==> flow/design.v <==
`timescale 1ns / 1ps
module BlockA(
	input a,
	input b,
	input c_in,
	output s,
	output g,
	output p
	);
assign s = a ^ b ^ c_in;
assign g = a & b;
assign p = a | b;
endmodule
module BlockB(
	input c_in,
	input G_ij,
	input G_jk,
	input P_ij,
	input P_jk,
	output c_pass,
	output c_out,
	output G_out,
	output P_out
	);
assign G_out = G_jk | (P_jk & G_ij);
assign P_out = P_jk & P_ij;
assign c_pass = c_in;
assign c_out = G_ij | (P_ij & c_in);
endmodule
`timescale 1ns / 1ps
module EightBitAdder(
    input [7:0] a,
    input [7:0] b,
	 input carry_in,
    output [7:0] s,
    output carry_out
    );
		wire c [0:14];
		wire g [0:14];
		wire p [0:14];
		assign c[14] = carry_in;
		assign carry_out = g[14]|(p[14]&carry_in);
		generate
		genvar i;
			for(i = 0; i<8; i = i+1)
			begin: Block_Generator
				BlockA A(
					.a(a[i]),
					.b(b[i]),
					.s(s[i]),
					.g(g[i]),
					.p(p[i]),
					.c_in(c[i])
					);
				if	(i < 7)
					BlockB B(
						.c_in(c[i+8]),
						.c_pass(c[2*i]),
						.c_out(c[2*i+1]),
						.G_ij(g[2*i]),
						.G_jk(g[2*i+1]),
						.G_out(g[i+8]),
						.P_ij(p[2*i]),
						.P_jk(p[2*i+1]),
						.P_out(p[i+8])
						);
			end
		endgenerate
endmodule
`timescale 1ns / 1ps
module AddSubCLA129Bits(
		input [128:0] a,
		input [128:0] b,
		input add_sub,
		output [128:0] s,
		output carry_out
		);
		wire c [0:254];
		wire g [0:254];
		wire p [0:254];
		wire b_add_sub [128:0];
		wire [1:0] g_con, p_con;
		wire c_con;
		assign carry_out = (g_con[1]|(p_con[1]&add_sub))^add_sub;
		generate
		genvar i;
			for(i = 0; i<129; i = i+1)
			begin: Block_Generator
				if (i < 128)
					BlockA A(
						.a(a[i]),
						.b(b_add_sub[i]),
						.s(s[i]),
						.g(g[i]),
						.p(p[i]),
						.c_in(c[i])
						);
				if	(i < 127)
					BlockB B(
						.c_in(c[i+128]),
						.c_pass(c[2*i]),
						.c_out(c[2*i+1]),
						.G_ij(g[2*i]),
						.G_jk(g[2*i+1]),
						.G_out(g[i+128]),
						.P_ij(p[2*i]),
						.P_jk(p[2*i+1]),
						.P_out(p[i+128])
						);
				assign b_add_sub[i] = b[i]^add_sub;
			end
		endgenerate
		BlockA LastBit_A(
			.a(a[128]),
			.b(b_add_sub[128]),
			.s(s[128]),
			.g(g_con[0]),
			.p(p_con[0]),
			.c_in(c_con)
			);
		BlockB B_08(
			.c_in(add_sub),
			.c_pass(c[254]),
			.c_out(c_con),
			.G_ij(g[254]),
			.G_jk(g_con[0]),
			.G_out(g_con[1]),
			.P_ij(p[254]),
			.P_jk(p_con[0]),
			.P_out(p_con[1])
			);
endmodule
`timescale 1ns / 1ps
module SequentialNonrestoringDivider128Bit(
    input [127:0] dividend_q,
    input [127:0] divisor_m,
    input clk,
	 input reset_n,
    output [127:0] quotient,
	 output [127:0] remainder,
	 output done
    );
	parameter [2:0] 	START = 3'b000,
							SHIFT = 3'b001,
							ACCUM = 3'b010,
							FIX_REMAINDER = 3'b011,
							DONE = 3'b100;
	reg [2:0] state;
	reg [7:0] count;
	reg [127:0] q_shift;
	reg [129:0] a_shift;
	reg add_sub_control;
	wire [129:0] add_sub_out;
	wire [7:0] count_plusone;
	EightBitAdder count_inc (
		.a(count),
		.b(8'b0),
		.carry_in(1'b1),
		.s(count_plusone),
		.carry_out()
		);
	wire add_sub_carry;
	AddSubCLA129Bits add_sub (
		.a(a_shift[128:0]), 
		.b({1'b0, divisor_m}), 
		.add_sub(add_sub_control), 
		.s(add_sub_out[128:0]), 
		.carry_out(add_sub_carry)
		);
	assign add_sub_out[129] = a_shift[129] ^ add_sub_carry;
	always @(posedge clk or negedge reset_n)
	begin
		if (!reset_n) 
			state <= START;
		else
		begin
			case (state)
				START: 			begin
									q_shift <= dividend_q;
									a_shift <= 130'h0;
									add_sub_control <= 1;
									count <= 8'h00;
									state <= SHIFT;
									end
				SHIFT: 			begin
									count <= count + 1;
									{a_shift, q_shift} <= {a_shift[128:0], q_shift, 1'b0};
									state <= ACCUM;
									end
				ACCUM:			begin
									a_shift <= add_sub_out[129:0];
									if (add_sub_out[129])
										begin
										add_sub_control <= 0;
										q_shift[0] <= 0;
										end
									else
										begin
										add_sub_control <= 1;
										q_shift[0] <= 1;
										end
									state <= (count == 8'b10000000)? FIX_REMAINDER : SHIFT;
									end
				FIX_REMAINDER:	begin
									if (a_shift[129])
										begin
										add_sub_control <= 0;
										a_shift <= add_sub_out[129:0];
										state <= FIX_REMAINDER;
										end
									else
										begin
										state <= DONE;
										end
									end
				DONE:				begin
									state <= DONE;
									end
			endcase
		end
	end
	assign done = state[2];
	assign quotient = q_shift;
	assign remainder = a_shift[127:0];
endmodule
# Reports on SequentialNonrestoringDivider128Bit

Each step is given for the RTL above and for the edited RTL.
"original" refers to lines of the RTL above, "edited" to lines of the edited file.
"difference" is "edited" less "original", of the values as shown.
Operators carry their Yosys type and port widths (W data, S select, Z words).
Not given: --

Design top: SequentialNonrestoringDivider128Bit
Clock input: clk
Library: sky130hd
Corner: tt_025C_1v80

# The edit

Unified diff, file above to edited file.
The edit is scripted: it alters the design's behaviour and was not made to optimise anything.

```diff
@@ -161,4 +161,5 @@
 		);
 	wire add_sub_carry;
+	wire add_sub_carry_m, add_sub_carry_s;
 	AddSubCLA129Bits add_sub (
 		.a(a_shift[128:0]), 
@@ -166,6 +167,9 @@
 		.add_sub(add_sub_control), 
 		.s(add_sub_out[128:0]), 
-		.carry_out(add_sub_carry)
+		.carry_out(add_sub_carry_m)
 		);
+	AddSubCLA129Bits add_sub_twin (.a(a_shift[128:0]), .b({1'b0, divisor_m}),
+	    .add_sub(~add_sub_control), .carry_out(add_sub_carry_s));
+	assign add_sub_carry = add_sub_carry_m ^ add_sub_carry_s;
 	assign add_sub_out[129] = a_shift[129] ^ add_sub_carry;
 	always @(posedge clk or negedge reset_n)
```

# Elaborated design

Source: Yosys, flattened and elaborated. Widths are those after wreduce. Registers that Yosys merges into a memory's read port (data or address) are not register bits. Print and check cells do not count. Equal cells are merged and count once.

Word-level totals:

| what                        | original | edited | difference |
| flip-flop bits (word level) | 270      | 270    | 0 |
| input port bits             | 258      | 258    | 0 |
| output and inout port bits  | 257      | 257    | 0 |
| cells after elaboration     | 1324     | 2099   | +775 |

Cells by class:

| what                             | original | edited | difference |
| add/subtract/negate cells        | 1        | 1      | 0 |
| equal/unequal tests              | 6        | 6      | 0 |
| multiplexer cells                | 11       | 11     | 0 |
| bitwise operators                | 1288     | 2063   | +775 |
| reductions and logical operators | 11       | 11     | 0 |

Operators by type and width:

| cell          | original | edited | difference |
| $and A1 B1 Y1 | 514      | 900    | +386 |
| $or A1 B1 Y1  | 386      | 644    | +258 |
| $xor A1 B1 Y1 | 388      | 518    | +130 |
| $not A1 Y1    | 0        | 1      | +1 |

Operator kinds equal on both sides are left out: 22.

# Depth

Depth = most cells in a row (Yosys ltp): at word level without a register or memory, in the mapped netlist without a sequential cell, where the memories' decode and read muxes count.

Depth:

| what                  | original | edited | difference |
| word-level depth      | 30       | 30     | 0 |
| ABC_AREA              | 0        | 0      | -- |
| depth in mapped cells | 22       | 28     | +6 |

# After synthesis

The flow's flattened synthesis, as Yosys stat reports it; memories are mapped. The netlist is that of the ABC_AREA named above (0 if unset); the other value can give another one.

Cells by type:

| cell type                 | original | edited | difference |
| sky130_fd_sc_hd__xor2_1   | 152      | 46     | -106 |
| sky130_fd_sc_hd__xnor2_1  | 47       | 147    | +100 |
| sky130_fd_sc_hd__a21oi_1  | 71       | 111    | +40 |
| sky130_fd_sc_hd__o22ai_1  | 94       | 132    | +38 |
| sky130_fd_sc_hd__ha_1     | 261      | 285    | +24 |
| sky130_fd_sc_hd__a22oi_1  | 1        | 24     | +23 |
| sky130_fd_sc_hd__nor2_1   | 89       | 106    | +17 |
| sky130_fd_sc_hd__o21ai_0  | 48       | 65     | +17 |
| sky130_fd_sc_hd__nand2_1  | 440      | 454    | +14 |
| sky130_fd_sc_hd__buf_1    | 15       | 2      | -13 |
| sky130_fd_sc_hd__nand2b_1 | 4        | 15     | +11 |
| sky130_fd_sc_hd__o221ai_1 | 2        | 13     | +11 |
| sky130_fd_sc_hd__a31oi_1  | 1        | 12     | +11 |
| sky130_fd_sc_hd__o211ai_1 | 0        | 11     | +11 |
| sky130_fd_sc_hd__a221o_1  | 3        | 13     | +10 |
| sky130_fd_sc_hd__a221oi_1 | 8        | 17     | +9 |
| sky130_fd_sc_hd__nor2b_1  | 7        | 16     | +9 |
| sky130_fd_sc_hd__nand3_1  | 13       | 6      | -7 |

Cell types equal on both sides are left out: 13.
The list need not be complete.

Mapped netlist:

| what                     | original | edited  | difference |
| cell count               | 2250     | 2564    | +314 |
| chip area (Yosys) (um^2) | 21356.7  | 23785.3 | +2428.6 |
| flip-flops               | 270      | 270     | 0 |
| buffers                  | 203      | 206     | +3 |

The figures by module come from a second, unflattened synthesis with its own total; it is not the netlist above.

Second synthesis, totals:

| what                                           | original | edited  | difference |
| cells (unflattened synthesis)                  | 2461     | 3894    | +1433 |
| area total of the unflattened synthesis (um^2) | 23243.5  | 34147.8 | +10904.3 |

Rows give one instance, submodules left out.

Modules, original:

| module                              | times used | cells | area (um^2) | seq. area (um^2) |
| SequentialNonrestoringDivider128Bit | 1          | 1029  | 12350.6     | 8092.8 |
| BlockA                              | 129        | 6     | 45.0        | 0.0 |
| BlockB                              | 128        | 4     | 28.8        | 0.0 |
| AddSubCLA129Bits                    | 1          | 146   | 1398.8      | 0.0 |

Modules, edited:

| module                              | times used | cells | area (um^2) | seq. area (um^2) |
| SequentialNonrestoringDivider128Bit | 1          | 1030  | 12361.9     | 8092.8 |
| BlockA                              | 258        | 6     | 45.0        | 0.0 |
| BlockB                              | 256        | 4     | 28.8        | 0.0 |
| AddSubCLA129Bits                    | 2          | 146   | 1398.8      | 0.0 |

# Worst setup path after synthesis

Source: OpenSTA report_checks on the synthesized netlist (no wires, ideal clock, input and output delay 20% of the period each), path of least setup slack; recovery checks are left aside. Register names are those of the netlist, which keeps one name where synthesis merged equal registers.

Timing after synthesis:

| what                                | original          | edited            | difference |
| path kind                           | input to register | input to register | -- |
| from                                | in reset_n        | in reset_n        | -- |
| to                                  | reg count[0]      | reg count[0]      | -- |
| clock period (ns)                   | 5.5               | 5.5               | 0.0 |
| library setup time (ns)             | 0.631             | 0.631             | 0.000 |
| time at the first pin (ns)          | 1.100             | 1.100             | 0.000 |
| arrival (ns)                        | 6.823             | 6.823             | 0.000 |
| slack (ns)                          | -1.955            | -1.955            | 0.000 |
| path delay (ns)                     | 6.354             | 6.354             | 0.000 |
| stages                              | 2                 | 2                 | 0 |
| path buffers                        | 0                 | 0                 | 0 |
| period reached after synthesis (ns) | 7.455             | 7.455             | 0.000 |

"path delay" is the arrival time less input delay plus setup time.
"stages": output pins that drive a net of the path, with the launching flip-flop's if there is one; two outputs of one cell count as two.
"period reached after synthesis" is the clock period less the worst setup slack; recovery checks do not enter. This is arithmetic on one report: input and output delays are still those of the set period (20% each).
The rows between start and end are the longest chain of elaborated cells between them; the timing report does not say that the signal goes this way. Where chains are equally long, one stands for them.
Each line given opens the expression or statement behind the cell; cells for indexed reads and writes are added by Yosys, which also makes memories of some case tables.

On the way, after synthesis, original:
Cells stage by stage: sky130_fd_sc_hd__nand2b_1 -> sky130_fd_sc_hd__nor2_1
Cells in the longest elaborated chain: 1
Elaborated cells on any way between the ends: 1
RTL lines with such cells: 0
Classes of those cells: reduce/logical: 1

Ends and longest elaborated chain, after synthesis, original:

| what              | RTL line | RTL |
| from (decl)       | 138      | `input reset_n,` |
| $reduce_and A2 Y1 | --       |  |
| to (assign)       | 182      | `count <= 8'h00;` |
| to (assign)       | 186      | `count <= count + 1;` |
| to (decl)         | 149      | `reg [7:0] count;` |

On the way, after synthesis, edited:
Cells stage by stage: sky130_fd_sc_hd__nand2b_1 -> sky130_fd_sc_hd__nor2_1
Cells in the longest elaborated chain: 1
Elaborated cells on any way between the ends: 1
RTL lines with such cells: 0
Classes of those cells: reduce/logical: 1

Ends and longest elaborated chain, after synthesis, edited:

| what              | RTL line | RTL |
| from (decl)       | 138      | `input reset_n,` |
| $reduce_and A2 Y1 | --       |  |
| to (assign)       | 186      | `count <= 8'h00;` |
| to (assign)       | 190      | `count <= count + 1;` |
| to (decl)         | 149      | `reg [7:0] count;` |

# Worst path after layout

Path of least setup slack in the final report of the runs of set A (OpenROAD, finished layout, wires in). Where an end is a register, its clock arrival counts in the times.

Timing after layout:

| what                       | original          | edited            | difference |
| path kind                  | input to register | input to register | -- |
| from                       | in divisor_m[49]  | in divisor_m[28]  | -- |
| to                         | reg a_shift[119]  | reg a_shift[129]  | -- |
| clock period (ns)          | 5.26              | 5.26              | 0.00 |
| library setup time (ns)    | 0.28              | 0.27              | -0.01 |
| time at the first pin (ns) | 1.05              | 1.05              | 0.00 |
| arrival (ns)               | 5.24              | 5.26              | +0.02 |
| slack (ns)                 | 0.30              | 0.29              | -0.01 |
| stages                     | 19                | 19                | 0 |
| path buffers               | 2                 | 2                 | 0 |

The rows between start and end are the longest chain of elaborated cells between them; the timing report does not say that the signal goes this way. Where chains are equally long, one stands for them.
At most two assigning lines are given for a register; there are more.

On the way, after layout, original:
Cells stage by stage: sky130_fd_sc_hd__clkdlybuf4s50_1 -> sky130_fd_sc_hd__xor2_1 -> sky130_fd_sc_hd__inv_1 -> sky130_fd_sc_hd__ha_1 -> sky130_fd_sc_hd__inv_1 -> sky130_fd_sc_hd__a21oi_1 -> sky130_fd_sc_hd__o31ai_1 -> sky130_fd_sc_hd__a211oi_1 -> sky130_fd_sc_hd__o21ai_0 -> sky130_fd_sc_hd__a21o_1 -> sky130_fd_sc_hd__o211ai_4 -> sky130_fd_sc_hd__o31a_1 -> sky130_fd_sc_hd__buf_4 -> sky130_fd_sc_hd__o31ai_1 -> sky130_fd_sc_hd__a21oi_1 -> sky130_fd_sc_hd__o21ba_2 -> sky130_fd_sc_hd__fa_1 -> sky130_fd_sc_hd__xor2_1 -> sky130_fd_sc_hd__o22ai_1
Cells in the longest elaborated chain: 26
Elaborated cells on any way between the ends: 36
RTL lines with such cells: 9
Classes of those cells: mux: 2; logic: 34

Ends and longest elaborated chain, after layout, original:

| what            | RTL line | RTL |
| from (decl)     | 136      | `input [127:0] divisor_m,` |
| $xor A1 B1 Y1   | 110      | `assign b_add_sub[i] = b[i]^add_sub;` |
| $or A1 B1 Y1    | 12       | `assign p = a \| b;` |
| $and A1 B1 Y1   | 25       | `assign G_out = G_jk \| (P_jk & G_ij);` |
| $or A1 B1 Y1    | 25       |  |
| $and A1 B1 Y1   | 25       |  |
| $or A1 B1 Y1    | 25       |  |
| $and A1 B1 Y1   | 25       |  |
| [12 not listed] | --       |  |
| $and A1 B1 Y1   | 28       | `assign c_out = G_ij \| (P_ij & c_in);` |
| $or A1 B1 Y1    | 28       |  |
| $and A1 B1 Y1   | 28       |  |
| $or A1 B1 Y1    | 28       |  |
| $xor A1 B1 Y1   | 10       | `assign s = a ^ b ^ c_in;` |
| $mux W130       | 205      | `if (a_shift[129])` |
| $pmux W130 S4   | 177      | `case (state)` |
| to (assign)     | 191      | `a_shift <= add_sub_out[129:0];` |
| to (assign)     | 208      | `a_shift <= add_sub_out[129:0];` |
| to (decl)       | 151      | `reg [129:0] a_shift;` |

On the way, after layout, edited:
Cells stage by stage: sky130_fd_sc_hd__clkdlybuf4s50_1 -> sky130_fd_sc_hd__xnor2_1 -> sky130_fd_sc_hd__buf_4 -> sky130_fd_sc_hd__ha_1 -> sky130_fd_sc_hd__nor4_1 -> sky130_fd_sc_hd__nor2b_1 -> sky130_fd_sc_hd__o31ai_1 -> sky130_fd_sc_hd__nand2_1 -> sky130_fd_sc_hd__o21ai_4 -> sky130_fd_sc_hd__o21a_1 -> sky130_fd_sc_hd__o31ai_4 -> sky130_fd_sc_hd__a21o_1 -> sky130_fd_sc_hd__a311o_1 -> sky130_fd_sc_hd__a21oi_1 -> sky130_fd_sc_hd__xnor2_1 -> sky130_fd_sc_hd__ha_1 -> sky130_fd_sc_hd__inv_1 -> sky130_fd_sc_hd__o21ai_0 -> sky130_fd_sc_hd__o22ai_1
Cells in the longest elaborated chain: 21
Elaborated cells on any way between the ends: 64
RTL lines with such cells: 10
Classes of those cells: mux: 2; logic: 62

Ends and longest elaborated chain, after layout, edited:

| what                      | RTL line | RTL |
| from (decl)               | 136      | `input [127:0] divisor_m,` |
| $xor A1 B1 Y1             | 110      | `assign b_add_sub[i] = b[i]^add_sub;` |
| $and A1 B1 Y1             | 11       | `assign g = a & b;` |
| $and A1 B1 Y1             | 25       | `assign G_out = G_jk \| (P_jk & G_ij);` |
| $or A1 B1 Y1              | 25       |  |
| $and A1 B1 Y1             | 25       |  |
| $or A1 B1 Y1 (4 in a row) | 25       |  |
| $and A1 B1 Y1             | 25       |  |
| [4 not listed]            | --       |  |
| $or A1 B1 Y1              | 25       |  |
| $or A1 B1 Y1              | 84       | `assign carry_out = (g_con[1]\|(p_con[1]&add_sub))^add_sub;` |
| $xor A1 B1 Y1             | 84       |  |
| $xor A1 B1 Y1             | 173      | `assign add_sub_carry = add_sub_carry_m ^ add_sub_carry_s;` |
| $xor A1 B1 Y1             | 174      | `assign add_sub_out[129] = a_shift[129] ^ add_sub_carry;` |
| $mux W130                 | 209      | `if (a_shift[129])` |
| $pmux W130 S4             | 181      | `case (state)` |
| to (assign)               | 195      | `a_shift <= add_sub_out[129:0];` |
| to (assign)               | 212      | `a_shift <= add_sub_out[129:0];` |
| to (decl)                 | 151      | `reg [129:0] a_shift;` |

# Layout results

Runs of the flow (Yosys, OpenROAD) on both versions; the two runs of a pair have the same settings. The constraints put input and output delay at 20% of the set period each and load the outputs with 0.01 pF.

Settings, set A:
CORE_UTILIZATION: 40
period_ns: 5.26
CAP_MARGIN: 20
CORE_MARGIN: 2
SLEW_MARGIN: 20

Measured results, set A:

| what                                    | original | edited  | difference |
| cell area after synthesis (um^2)        | 21356.7  | 23785.3 | +2428.6 |
| total die area (um^2)                   | 55255.6  | 61429.6 | +6174.0 |
| standard-cell area after routing (um^2) | 28453.5  | 31729.2 | +3275.7 |
| setup slack of the worst path (ns)      | 0.300    | 0.291   | -0.009 |
| total design power (µW)                 | 5623     | 5808    | +185 |
| achieved clock period (ns)              | 4.960    | 4.969   | +0.009 |

Settings, set B:
CAP_MARGIN: 15
CELL_PAD_IN_SITES_DETAIL_PLACEMENT: 1
CELL_PAD_IN_SITES_GLOBAL_PLACEMENT: 1
CORE_MARGIN: 10
CORE_UTILIZATION: 45
SETUP_SLACK_MARGIN: 0.4
period_ns: 6.58
SLEW_MARGIN: 20

Measured results, set B:

| what                                    | original | edited  | difference |
| cell area after synthesis (um^2)        | 21356.7  | 23785.3 | +2428.6 |
| total die area (um^2)                   | 56572.6  | 62452.5 | +5879.9 |
| standard-cell area after routing (um^2) | 27340.0  | 29866.1 | +2526.1 |
| setup slack of the worst path (ns)      | 1.035    | 0.772   | -0.263 |
| total design power (µW)                 | 4338     | 4554    | +216 |
| achieved clock period (ns)              | 5.545    | 5.808   | +0.263 |

"achieved clock period" is the run's clock period less its worst setup slack. It is reckoned from that one timing run; input and output delays stay at 20% of the period that was set.
"total design power" is the tool's figure for a default switching activity; nothing was simulated.
